==> flow/design.v <==
module    Prgm_Counter(clk, reset, PCsrc, address, PCreg);
input                 PCsrc, clk, reset;
input         [8 : 0] address;
output    reg [7 : 0] PCreg;
wire          [7 : 0] temp;
assign    temp = PCreg + 1;
always@(posedge clk, negedge reset)
begin
    if (reset == 0) begin
        PCreg = 0;
	end
    else begin
        if (PCsrc == 1)
            PCreg = temp + address;
        else
            PCreg = temp;
    end
end
endmodule
module ALU (ALUselect, ALUin1, ALUin2, ALUout);
    input		[3  : 0]	ALUselect;
    input		[15 : 0]	ALUin1, ALUin2;
    output	reg	[15 : 0]	ALUout;
    always@(*) 
    begin 
		if  (ALUselect == 0 || ALUselect == 5 || ALUselect == 7 || ALUselect == 8)
			ALUout = ALUin1 + ALUin2;
		else if (ALUselect == 1) 
			ALUout = ALUin1 << ALUin2;
		else if  (ALUselect == 2) 
			ALUout = ALUin1 >> ALUin2;
		else if (ALUselect == 3)
			ALUout = ALUin1 | ALUin2;
		else  if (ALUselect == 4)
			ALUout = ALUin1 & ALUin2;
		else if (ALUselect == 6)
			ALUout = ALUin2;
		else
			ALUout = 0;
    end
endmodule
module Control_Unit(clk, reset, inst_in, opCode, dst, src1, src2, shamt, iconst, jconst, regWrite, memWrite, PCsrc, memtoReg, ALUsrc);
input					clk, reset;
input		[15 : 0]	inst_in;
output		[3  : 0]	opCode;
output		[5  : 0]	iconst; 
output		[8  : 0]	jconst;
output		[2  : 0]	dst, src1, src2, shamt;
output	reg				regWrite, memWrite, PCsrc, memtoReg;  
output	reg	[1  : 0]	ALUsrc;  
assign	opCode	=	inst_in	[3  :  0];
assign	dst		=	inst_in	[6  :  4];
assign	src1	=	inst_in	[9  :  7];
assign	src2	=	inst_in	[12 : 10];
assign	shamt	=	inst_in	[15 : 13];
assign	iconst	=	inst_in	[15 : 10];
assign	jconst	=	inst_in	[12 :  4];
always@(*) begin
    if (reset == 0) begin
        regWrite	= 0;
        memWrite	= 0;
        PCsrc		= 0;
        memtoReg	= 0;
		ALUsrc		= 0;
    end  
    else begin  
        if (opCode < 4'b 1000)
            regWrite = 1'b 1;
        else
            regWrite = 1'b 0;
        if (opCode == 4'b 1000)
            memWrite = 1'b 1;
        else
            memWrite = 1'b 0;
        if (opCode == 4'b 1001)
            PCsrc = 1'b 1;
        else
            PCsrc = 1'b 0;
        if (opCode == 4'b 0111)
            memtoReg = 1'b 1;
        else
            memtoReg = 1'b 0;   
		if (opCode == 4'b 0101 || opCode == 4'b 0110 || opCode == 4'b 0111 || opCode == 4'b 1000)
			ALUsrc = 2'b 01;
		else if (opCode == 4'b 0001 || opCode == 4'b 0010)
			ALUsrc = 2'b 10;
		else
			ALUsrc = 2'b 00;
    end  
end
endmodule
module DataPath (clk, reset, ALUselect, dst, src1, src2, shamt, iconst, regWrite, memtoReg, memWrite, ALUsrc, reg0, reg1, reg2, reg3, reg4, reg5, reg6, reg7, dataMemValue0, dataMemValue1, dataMemValue2, dataMemValue3, dataMemValue4, dataMemValue5, dataMemValue6, dataMemValue7, ALUout, ALUin1, ALUin2, regDataIn);
output		[15 : 0]	reg0, reg1, reg2, reg3, reg4, reg5, reg6, reg7, dataMemValue0, dataMemValue1, dataMemValue2, dataMemValue3, dataMemValue4, dataMemValue5, dataMemValue6, dataMemValue7, ALUout, ALUin1;
output reg	[15 : 0]	ALUin2;
output reg	[15 : 0]	regDataIn;
input					clk, reset, regWrite, memtoReg, memWrite;
input		[1  : 0]	ALUsrc;
input		[2  : 0]	dst, src1, src2, shamt;
input  		[3  : 0]	ALUselect;
input		[5  : 0]	iconst;
reg			[127 : 0]	regFile;
reg			[511 : 0]	dataMem;
localparam	[511 : 0]	DMEM_RESET = {
	{19{16'd0}},
	16'b 0100, 16'b 0011, 16'b 0010, 16'b 0001, 16'b 0101,	 
	16'b 0101, 16'b 1100, 16'b 1000, 16'b 0011,				 
	16'b 0110, 16'b 0001, 16'b 0010, 16'b 0100				 
};
wire		[15 : 0]	nextData;
wire		[15 : 0]	memReadData;
wire		[15 : 0]	dstData;
wire					memInRange;
assign ALUin1	=	regFile[16*src1 +: 16];
assign dstData	=	regFile[16*dst +: 16];
ALU		DP1	(ALUselect, ALUin1, ALUin2, ALUout);
assign	  reg0 = regFile[  0 +: 16];
assign	  reg1 = regFile[ 16 +: 16];
assign    reg2 = regFile[ 32 +: 16];
assign    reg3 = regFile[ 48 +: 16];
assign    reg4 = regFile[ 64 +: 16];
assign    reg5 = regFile[ 80 +: 16];
assign    reg6 = regFile[ 96 +: 16];
assign    reg7 = regFile[112 +: 16];
assign	  dataMemValue0  = dataMem[  0 +: 16];
assign	  dataMemValue1  = dataMem[ 16 +: 16];
assign    dataMemValue2  = dataMem[ 32 +: 16];
assign    dataMemValue3  = dataMem[ 48 +: 16];
assign    dataMemValue4  = dataMem[ 64 +: 16];
assign    dataMemValue5  = dataMem[ 80 +: 16];
assign    dataMemValue6  = dataMem[ 96 +: 16];
assign    dataMemValue7  = dataMem[112 +: 16];
assign memInRange	=	(ALUout[15 : 5] == 11'd0);
assign memReadData	=	memInRange ? dataMem[16*ALUout[4 : 0] +: 16] : 16'd0;
assign nextData		=	(memtoReg == 1) ? memReadData : ALUout;
always@(posedge clk, negedge reset)
begin
	if (reset == 0) begin
		regFile	<=	128'd0;
		dataMem	<=	DMEM_RESET;
	end  
	else begin
		if (regWrite == 1)
			regFile[16*dst +: 16]			<=	nextData;
		if (memWrite == 1 && memInRange)
			dataMem[16*ALUout[4 : 0] +: 16]	<=	dstData;
	end  
end  
always@(posedge clk)
begin
	if (reset == 1)
		regDataIn	<=	nextData;
end
always@(*)
begin
	if (ALUsrc == 0)
		ALUin2	=	regFile[16*src2 +: 16];
	else if (ALUsrc == 1)
		ALUin2 = {10'd0, iconst};
	else if (ALUsrc == 2)
		ALUin2 = {13'd0, shamt};
	else
		ALUin2 = 16'd0;
end
endmodule
module	CPU(clk, reset, instr, pc, reg0, reg1, reg2, reg3, reg4, reg5, reg6, reg7, dataMemValue0, dataMemValue1, dataMemValue2, dataMemValue3, dataMemValue4, dataMemValue5, dataMemValue6, dataMemValue7, ALUout, ALUin1, ALUin2, regDataIn);
output	[15 : 0]	reg0, reg1, reg2, reg3, reg4, reg5, reg6, reg7, dataMemValue0, dataMemValue1, dataMemValue2, dataMemValue3, dataMemValue4, dataMemValue5, dataMemValue6, dataMemValue7, ALUout, ALUin1, ALUin2, regDataIn;
input				clk, reset;
input	[15 : 0]	instr;
output	[7  : 0]	pc;
wire	[7  : 0]	prgm_cntr;
wire 				PCsrc, regWrite, memWrite, memtoReg;
wire	[1  : 0]	ALUsrc;
wire 	[3  : 0]	opCode;
wire	[2	: 0]	dst, src1, src2, shamt;
wire	[5  : 0]	iconst;
wire	[8  : 0]	jconst;
assign pc		=	prgm_cntr;
Prgm_Counter	C1	(clk, reset, PCsrc, jconst, prgm_cntr);
Control_Unit	C2	(clk, reset, instr, opCode, dst, src1, src2, shamt, iconst, jconst, regWrite, memWrite, PCsrc, memtoReg, ALUsrc);
DataPath		C3	(clk, reset, opCode, dst, src1, src2, shamt, iconst, regWrite, memtoReg, memWrite, ALUsrc, reg0, reg1, reg2, reg3, reg4, reg5, reg6, reg7, dataMemValue0, dataMemValue1, dataMemValue2, dataMemValue3, dataMemValue4, dataMemValue5, dataMemValue6, dataMemValue7, ALUout, ALUin1, ALUin2, regDataIn);
endmodule
### Reports on CPU

The steps from the RTL of CPU to its reports follow in flow order.
Line numbers count from 1 in the design file above.
A cell with - has no value.

* design top: CPU
* clock port: clk
* standard-cell library: sky130hd
* corner: tt_025C_1v80

### Elaborated design

Counts by Yosys on the flattened word-level netlist (proc, flatten, opt, wreduce; memories kept). Register bits leave out memories and registers merged into their read ports (data or address); mux counts leave out enables and synchronous resets folded into registers. Print and check cells are left out. Cells with the same type and inputs are merged into one.

* word-level cells: 73
* input port bits: 18
* register bits: 664
* output and inout port bits: 328

* muxes and demuxes: 23
* magnitude comparators: 1
* shift operators: 10
* $add $sub $neg: 5
* equality and inequality tests: 11
* bitwise operators: 8
* reduce/logical cells: 11

Operators by type and width (number)
* variable shift 16 x 33 -> 512 bit: 1
* variable shift 16 x 33 -> 512 bit (first input constant): 1
* variable part select 512 x 10 -> 16 bit: 1
* bitwise AND 512 bit: 1
* OR 512 bit: 1
* NOT 512 bit: 1
* variable part select 128 x 8 -> 16 bit: 3
* two-way mux 16 bit: 9
* bitwise AND 128 bit: 1
* OR 128 bit: 1
* NOT 128 bit: 1
* variable shift 16 x 33 -> 128 bit: 1
* variable shift 16 x 33 -> 128 bit (first input constant): 1
* negator 7 -> 33 bit: 1
* negator 9 -> 33 bit: 1
* adder 16 bit: 1
* bitwise AND 16 bit: 1
* OR 16 bit: 1
* left shift 16 x 16 -> 16 bit: 1
* right shift 16 x 16 -> 16 bit: 1
* == test 4 x 3 -> 1 bit (second input constant): 4
* logical NOT 11 bit: 1
* == test 4 x 2 -> 1 bit (second input constant): 2
* == test 4 bit (second input constant): 2
* adder 8 x 1 -> 8 bit (second input constant): 1
* adder 8 bit: 1
* two-way mux 8 bit: 1
* two-way mux 1 bit: 8

Other operator kinds: 11; their cells: 19.

### Longest topological paths

Yosys ltp: most cells in a row. Word level: on the elaborated netlist, between registers, memories and ports. Mapped: between sequential cells and ports; inverters and the memories' decode and read muxes count.

* depth in word-level cells: 21
* ABC_AREA: 0
* gate-level depth with buffers: 32
* mapped depth without buffers: 23

### Synthesis result

The flow's flattened synthesis, as Yosys stat reports it; memories are mapped. The netlist is that of the ABC_AREA named above (0 if unset); the other value can give another one.

Cell types
* sky130_fd_sc_hd__dfrtp_1: number 629, area in all 1.57E+04 um2
* sky130_fd_sc_hd__mux2_2: number 291, area in all 3.28E+03 um2
* sky130_fd_sc_hd__mux2_1: number 258, area in all 2.91E+03 um2
* sky130_fd_sc_hd__nand2_1: number 591, area in all 2.22E+03 um2
* sky130_fd_sc_hd__mux4_2: number 65, area in all 1.46E+03 um2
* sky130_fd_sc_hd__buf_4: number 175, area in all 1313.76 um2
* sky130_fd_sc_hd__mux2i_1: number 113, area in all 1.13E+03 um2
* sky130_fd_sc_hd__nand3_1: number 125, area in all 625.6 um2
* sky130_fd_sc_hd__o21ai_0: number 118, area in all 590.566 um2
* sky130_fd_sc_hd__ha_1: number 46, area in all 575.552 um2
* sky130_fd_sc_hd__clkbuf_1: number 133, area in all 499.229 um2
* sky130_fd_sc_hd__dfstp_2: number 19, area in all 499.229 um2
* sky130_fd_sc_hd__edfxtp_1: number 16, area in all 480.461 um2
* sky130_fd_sc_hd__a22oi_1: number 63, area in all 472.954 um2
* sky130_fd_sc_hd__a21oi_1: number 90, area in all 450.432 um2
* sky130_fd_sc_hd__nor2_1: number 99, area in all 371.606 um2
* sky130_fd_sc_hd__o21ai_1: number 74, area in all 370.355 um2
* sky130_fd_sc_hd__buf_2: number 70, area in all 350.336 um2

Not listed: further types 90, cells in them 687.

* chip area (Yosys): 38538.2 um2
* flip-flops: 664
* mapped cells: 3662
* buffer cells: 406
* sequential area: 16719.8 um2

The figures by module come from a second, unflattened synthesis with its own total; it is not the netlist above.

* cell total of the unflattened synthesis: 3021
* area total of the unflattened synthesis: 38908.6 um2

Rows give one instance, submodules left out.

Modules
* DataPath: area 34687.0 um2, cells 2496, seq. area 16519.6 um2, instances 1
* ALU: area 3158.0 um2, cells 403, seq. area 0.0 um2, instances 1
* Prgm_Counter: area 745.7 um2, cells 78, seq. area 200.2 um2, instances 1
* Control_Unit: area 317.8 um2, cells 44, seq. area 0.0 um2, instances 1
* CPU: area 0.0 um2, cells 0, seq. area 0.0 um2, instances 1

### Worst setup path after synthesis

Path of least setup slack by OpenSTA after synthesis, without wires, with an ideal clock, recovery checks aside; 20% of the period is set as input and as output delay. Where synthesis merged equal registers, the netlist keeps one of their names.

* path type: input to register
* from: input instr[9]
* to: register C3.dataMem[454]
* arrival time: 7.130 ns
* required time: 6.872 ns
* period: 7.0 ns
* time at the first pin: 1.400 ns
* path buffers: 7
* driving pins on the path: 25
* setup slack: -0.258 ns
* setup time: 0.128 ns
* path delay: 5.858 ns
* external input delay: 1.400 ns
* period reached after synthesis: 7.258 ns

"path delay" is the arrival time less input delay plus setup time.
"driving pins on the path" counts driving pins, that of a launching flip-flop among them; a cell with two outputs on the path counts twice.
"period reached after synthesis" = period - worst setup slack (recovery checks aside). The figure is calculated, with input and output delays left at 20% of the set period.
Between the ends stands the longest chain of elaborated cells between them, by number of cells; it is not shown to be the way that was timed. Of several equally long chains one is given.
A line is the first line of the expression or statement that the cell stems from. Yosys adds cells for indexed reads and writes and turns some case tables into memories.
Lines with a computed index may be missing from the assigning lines.

* path through: sky130_fd_sc_hd__clkbuf_1 sky130_fd_sc_hd__buf_4 sky130_fd_sc_hd__buf_2 sky130_fd_sc_hd__mux4_2 sky130_fd_sc_hd__mux2i_1 sky130_fd_sc_hd__inv_1 sky130_fd_sc_hd__ha_1 sky130_fd_sc_hd__fa_1 sky130_fd_sc_hd__nand2_1 sky130_fd_sc_hd__o21ai_0 sky130_fd_sc_hd__o21ai_1 sky130_fd_sc_hd__a21oi_4 sky130_fd_sc_hd__inv_2 sky130_fd_sc_hd__buf_2 sky130_fd_sc_hd__buf_1 sky130_fd_sc_hd__buf_1 sky130_fd_sc_hd__ha_1 sky130_fd_sc_hd__and3_1 sky130_fd_sc_hd__ha_1 sky130_fd_sc_hd__nor2_2 sky130_fd_sc_hd__o21ai_1 sky130_fd_sc_hd__nor3b_1 sky130_fd_sc_hd__nand2_2 sky130_fd_sc_hd__buf_2 sky130_fd_sc_hd__mux2_1
* length of the longest elaborated chain: 12
* elaborated cells between the ends (all ways): 19
* RTL lines with such cells: 14
* those cells by class: 2 x add/sub; 5 x shift; 5 x mux; 5 x logic; 2 x reduce/logical

Ends and longest elaborated chain, post-synthesis
* start: declaration: RTL line 168 `input [15 : 0] instr;`
* variable part select 128 x 8 -> 16 bit: RTL line 113 `assign ALUin1 = regFile[16*src1 +: 16];`
* bitwise AND 16 bit: RTL line 35 `ALUout = ALUin1 & ALUin2;`
* two-way mux 16 bit: RTL line 34 `else if (ALUselect == 4)`
* two-way mux 16 bit: RTL line 32 `else if (ALUselect == 3)`
* two-way mux 16 bit: RTL line 30 `else if (ALUselect == 2)`
* two-way mux 16 bit: RTL line 28 `else if (ALUselect == 1)`
* two-way mux 16 bit: RTL line 26 `if (ALUselect == 0 || ALUselect == 5 || ALUselect == 7 || ALUselect == 8)`
* negator 9 -> 33 bit: RTL line 145 `dataMem[16*ALUout[4 : 0] +: 16] <= dstData;`
* variable shift 16 x 33 -> 512 bit: RTL line 145
* NOT 512 bit: RTL line 145
* bitwise AND 512 bit: RTL line 145
* OR 512 bit: RTL line 145
* end: assignment: RTL line 139 `dataMem <= DMEM_RESET;`
* end: declaration: RTL line 102 `reg [511 : 0] dataMem;`

Some nets on the timed path still bear RTL names; the line given drives or declares the net.

Nets with RTL names, path post-synthesis (RTL line)
* ALUin1[0]: 113

### Timing after layout

Path of least setup slack in the final report of flow run A (OpenROAD, finished layout, wires in). Where an end is a register, its clock arrival counts in the times.

* path type: input to output
* from: input instr[7]
* to: output ALUout[2]
* required time: 5.60 ns
* path buffers: 8
* arrival time: 5.67 ns
* external input delay: 1.40 ns
* setup slack: -0.07 ns
* time at the first pin: 1.40 ns
* driving pins on the path: 17
* period: 7.0 ns
* external output delay: 1.40 ns

Between the ends stands the longest chain of elaborated cells between them, by number of cells; it is not shown to be the way that was timed. Of several equally long chains one is given.

* path through: sky130_fd_sc_hd__clkdlybuf4s50_1 sky130_fd_sc_hd__buf_12 sky130_fd_sc_hd__buf_4 sky130_fd_sc_hd__buf_4 sky130_fd_sc_hd__mux2_2 sky130_fd_sc_hd__inv_1 sky130_fd_sc_hd__a211oi_2 sky130_fd_sc_hd__nand2_1 sky130_fd_sc_hd__buf_4 sky130_fd_sc_hd__a211o_1 sky130_fd_sc_hd__o221a_1 sky130_fd_sc_hd__buf_12 sky130_fd_sc_hd__or4_1 sky130_fd_sc_hd__and4b_4 sky130_fd_sc_hd__clkinv_2 sky130_fd_sc_hd__buf_12 sky130_fd_sc_hd__clkdlybuf4s50_1
* length of the longest elaborated chain: 7
* elaborated cells between the ends (all ways): 11
* RTL lines with such cells: 11
* those cells by class: 1 x add/sub; 3 x shift; 5 x mux; 2 x logic

Ends and longest elaborated chain, after layout
* start: declaration: RTL line 168 `input [15 : 0] instr;`
* variable part select 128 x 8 -> 16 bit: RTL line 113 `assign ALUin1 = regFile[16*src1 +: 16];`
* bitwise AND 16 bit: RTL line 35 `ALUout = ALUin1 & ALUin2;`
* two-way mux 16 bit: RTL line 34 `else if (ALUselect == 4)`
* two-way mux 16 bit: RTL line 32 `else if (ALUselect == 3)`
* two-way mux 16 bit: RTL line 30 `else if (ALUselect == 2)`
* two-way mux 16 bit: RTL line 28 `else if (ALUselect == 1)`
* two-way mux 16 bit: RTL line 26 `if (ALUselect == 0 || ALUselect == 5 || ALUselect == 7 || ALUselect == 8)`
* end: declaration: RTL line 166 `output [15 : 0] reg0, reg1, reg2, reg3, reg4, reg5, reg6, reg7, dataMemValue0, dataMemValue1, dataMemValue2, d ...`

Subject: CPU on sky130hd, stored results

Hello all,

Top module CPU; platform sky130hd; tools Yosys and OpenROAD; 2 stored runs in no particular order. Input and output delays are each 20% of the period that was set; the output load is 0.01 pF.
"reached clock period" = clock period - worst setup slack. The figure is calculated, with input and output delays left at 20% of the set period.
"time used up by the worst setup path": the worst setup path's part of the clock period (all of it between registers, 20% less for each end at a port) less its slack. A launch clock that arrives late makes it longer, a capture clock that arrives late makes it shorter.
"power" rests on the timing tool's default activity at the inputs, not on a simulated workload.

### Flow run A

==> flow/run.sh <==
#!/bin/bash
# the make line also repeats the synthesis and layout settings of config.mk as NAME=value (left out here)
make -C /OpenROAD-flow-scripts/flow DESIGN_CONFIG=/design/flow/config.mk WORK_HOME=/design/flow/orfs CLKGATE_MAP_FILE= finish
==> flow/config.mk <==
export PLATFORM = sky130hd
export DESIGN_NAME = CPU
export DESIGN_NICKNAME = CPU
export VERILOG_FILES = /design/flow/design.v
export SDC_FILE = /design/flow/constraint.sdc
export NUM_CORES = 4
export LEC_CHECK = 0
export ABC_AREA = 0
export CAP_MARGIN = 10
export CORE_ASPECT_RATIO = 1.57
export CORE_MARGIN = 2
export CORE_UTILIZATION = 16
export HOLD_SLACK_MARGIN = 0.27
export MAX_ROUTING_LAYER = met4
export MIN_ROUTING_LAYER = met2
export PLACE_DENSITY_LB_ADDON = 0.27
export SLEW_MARGIN = 30
export TNS_END_PERCENT = 20
==> flow/constraint.sdc <==
create_clock -name core_clock -period 7.0 [get_ports {clk}]
set_input_delay 1.4000 -clock core_clock [delete_from_list [all_inputs] [get_ports {clk}]]
set_output_delay 1.4000 -clock core_clock [all_outputs]
set_load 0.01 [all_outputs]

Results of flow run A:
- Area of the standard cells in the finished layout: 53,556.4 um2
- Summed negative setup slack: -0.072 ns
- Time used up by the worst setup path: 4.27 ns
- Kind of the worst setup path: input to output
- Power: 0.012811 W
- Reached clock period: 7.069 ns
- Die area: 244,907.0 um2
- Smallest setup slack: -0.069 ns
- Worst hold slack in the final report: 0.487 ns
- Utilization in the final report: 22.4 %
- Netlist area reported by Yosys: 38,538.2 um2

### Flow run B

==> flow/run.sh <==
#!/bin/bash
# the make line also repeats the synthesis and layout settings of config.mk as NAME=value (left out here)
make -C /OpenROAD-flow-scripts/flow DESIGN_CONFIG=/design/flow/config.mk WORK_HOME=/design/flow/orfs CLKGATE_MAP_FILE= finish
==> flow/config.mk <==
export PLATFORM = sky130hd
export DESIGN_NAME = CPU
export DESIGN_NICKNAME = CPU
export VERILOG_FILES = /design/flow/design.v
export SDC_FILE = /design/flow/constraint.sdc
export NUM_CORES = 4
export LEC_CHECK = 0
export CAP_MARGIN = 20
export CORE_MARGIN = 2
export CORE_UTILIZATION = 40
export SETUP_SLACK_MARGIN = 0.2
export SLEW_MARGIN = 20
==> flow/constraint.sdc <==
create_clock -name core_clock -period 7.0 [get_ports {clk}]
set_input_delay 1.4000 -clock core_clock [delete_from_list [all_inputs] [get_ports {clk}]]
set_output_delay 1.4000 -clock core_clock [all_outputs]
set_load 0.01 [all_outputs]

Results of flow run B:
- Smallest setup slack: 0.201 ns
- Worst hold slack in the final report: 0.484 ns
- Time used up by the worst setup path: 4.00 ns
- Kind of the worst setup path: input to output
- Die area: 98,844.2 um2
- Utilization in the final report: 51.8 %
- Area of the standard cells in the finished layout: 49,396.1 um2
- Summed negative setup slack: 0.000 ns
- Netlist area reported by Yosys: 38,538.2 um2
- Power: 0.011905 W
- Reached clock period: 6.799 ns

Thanks
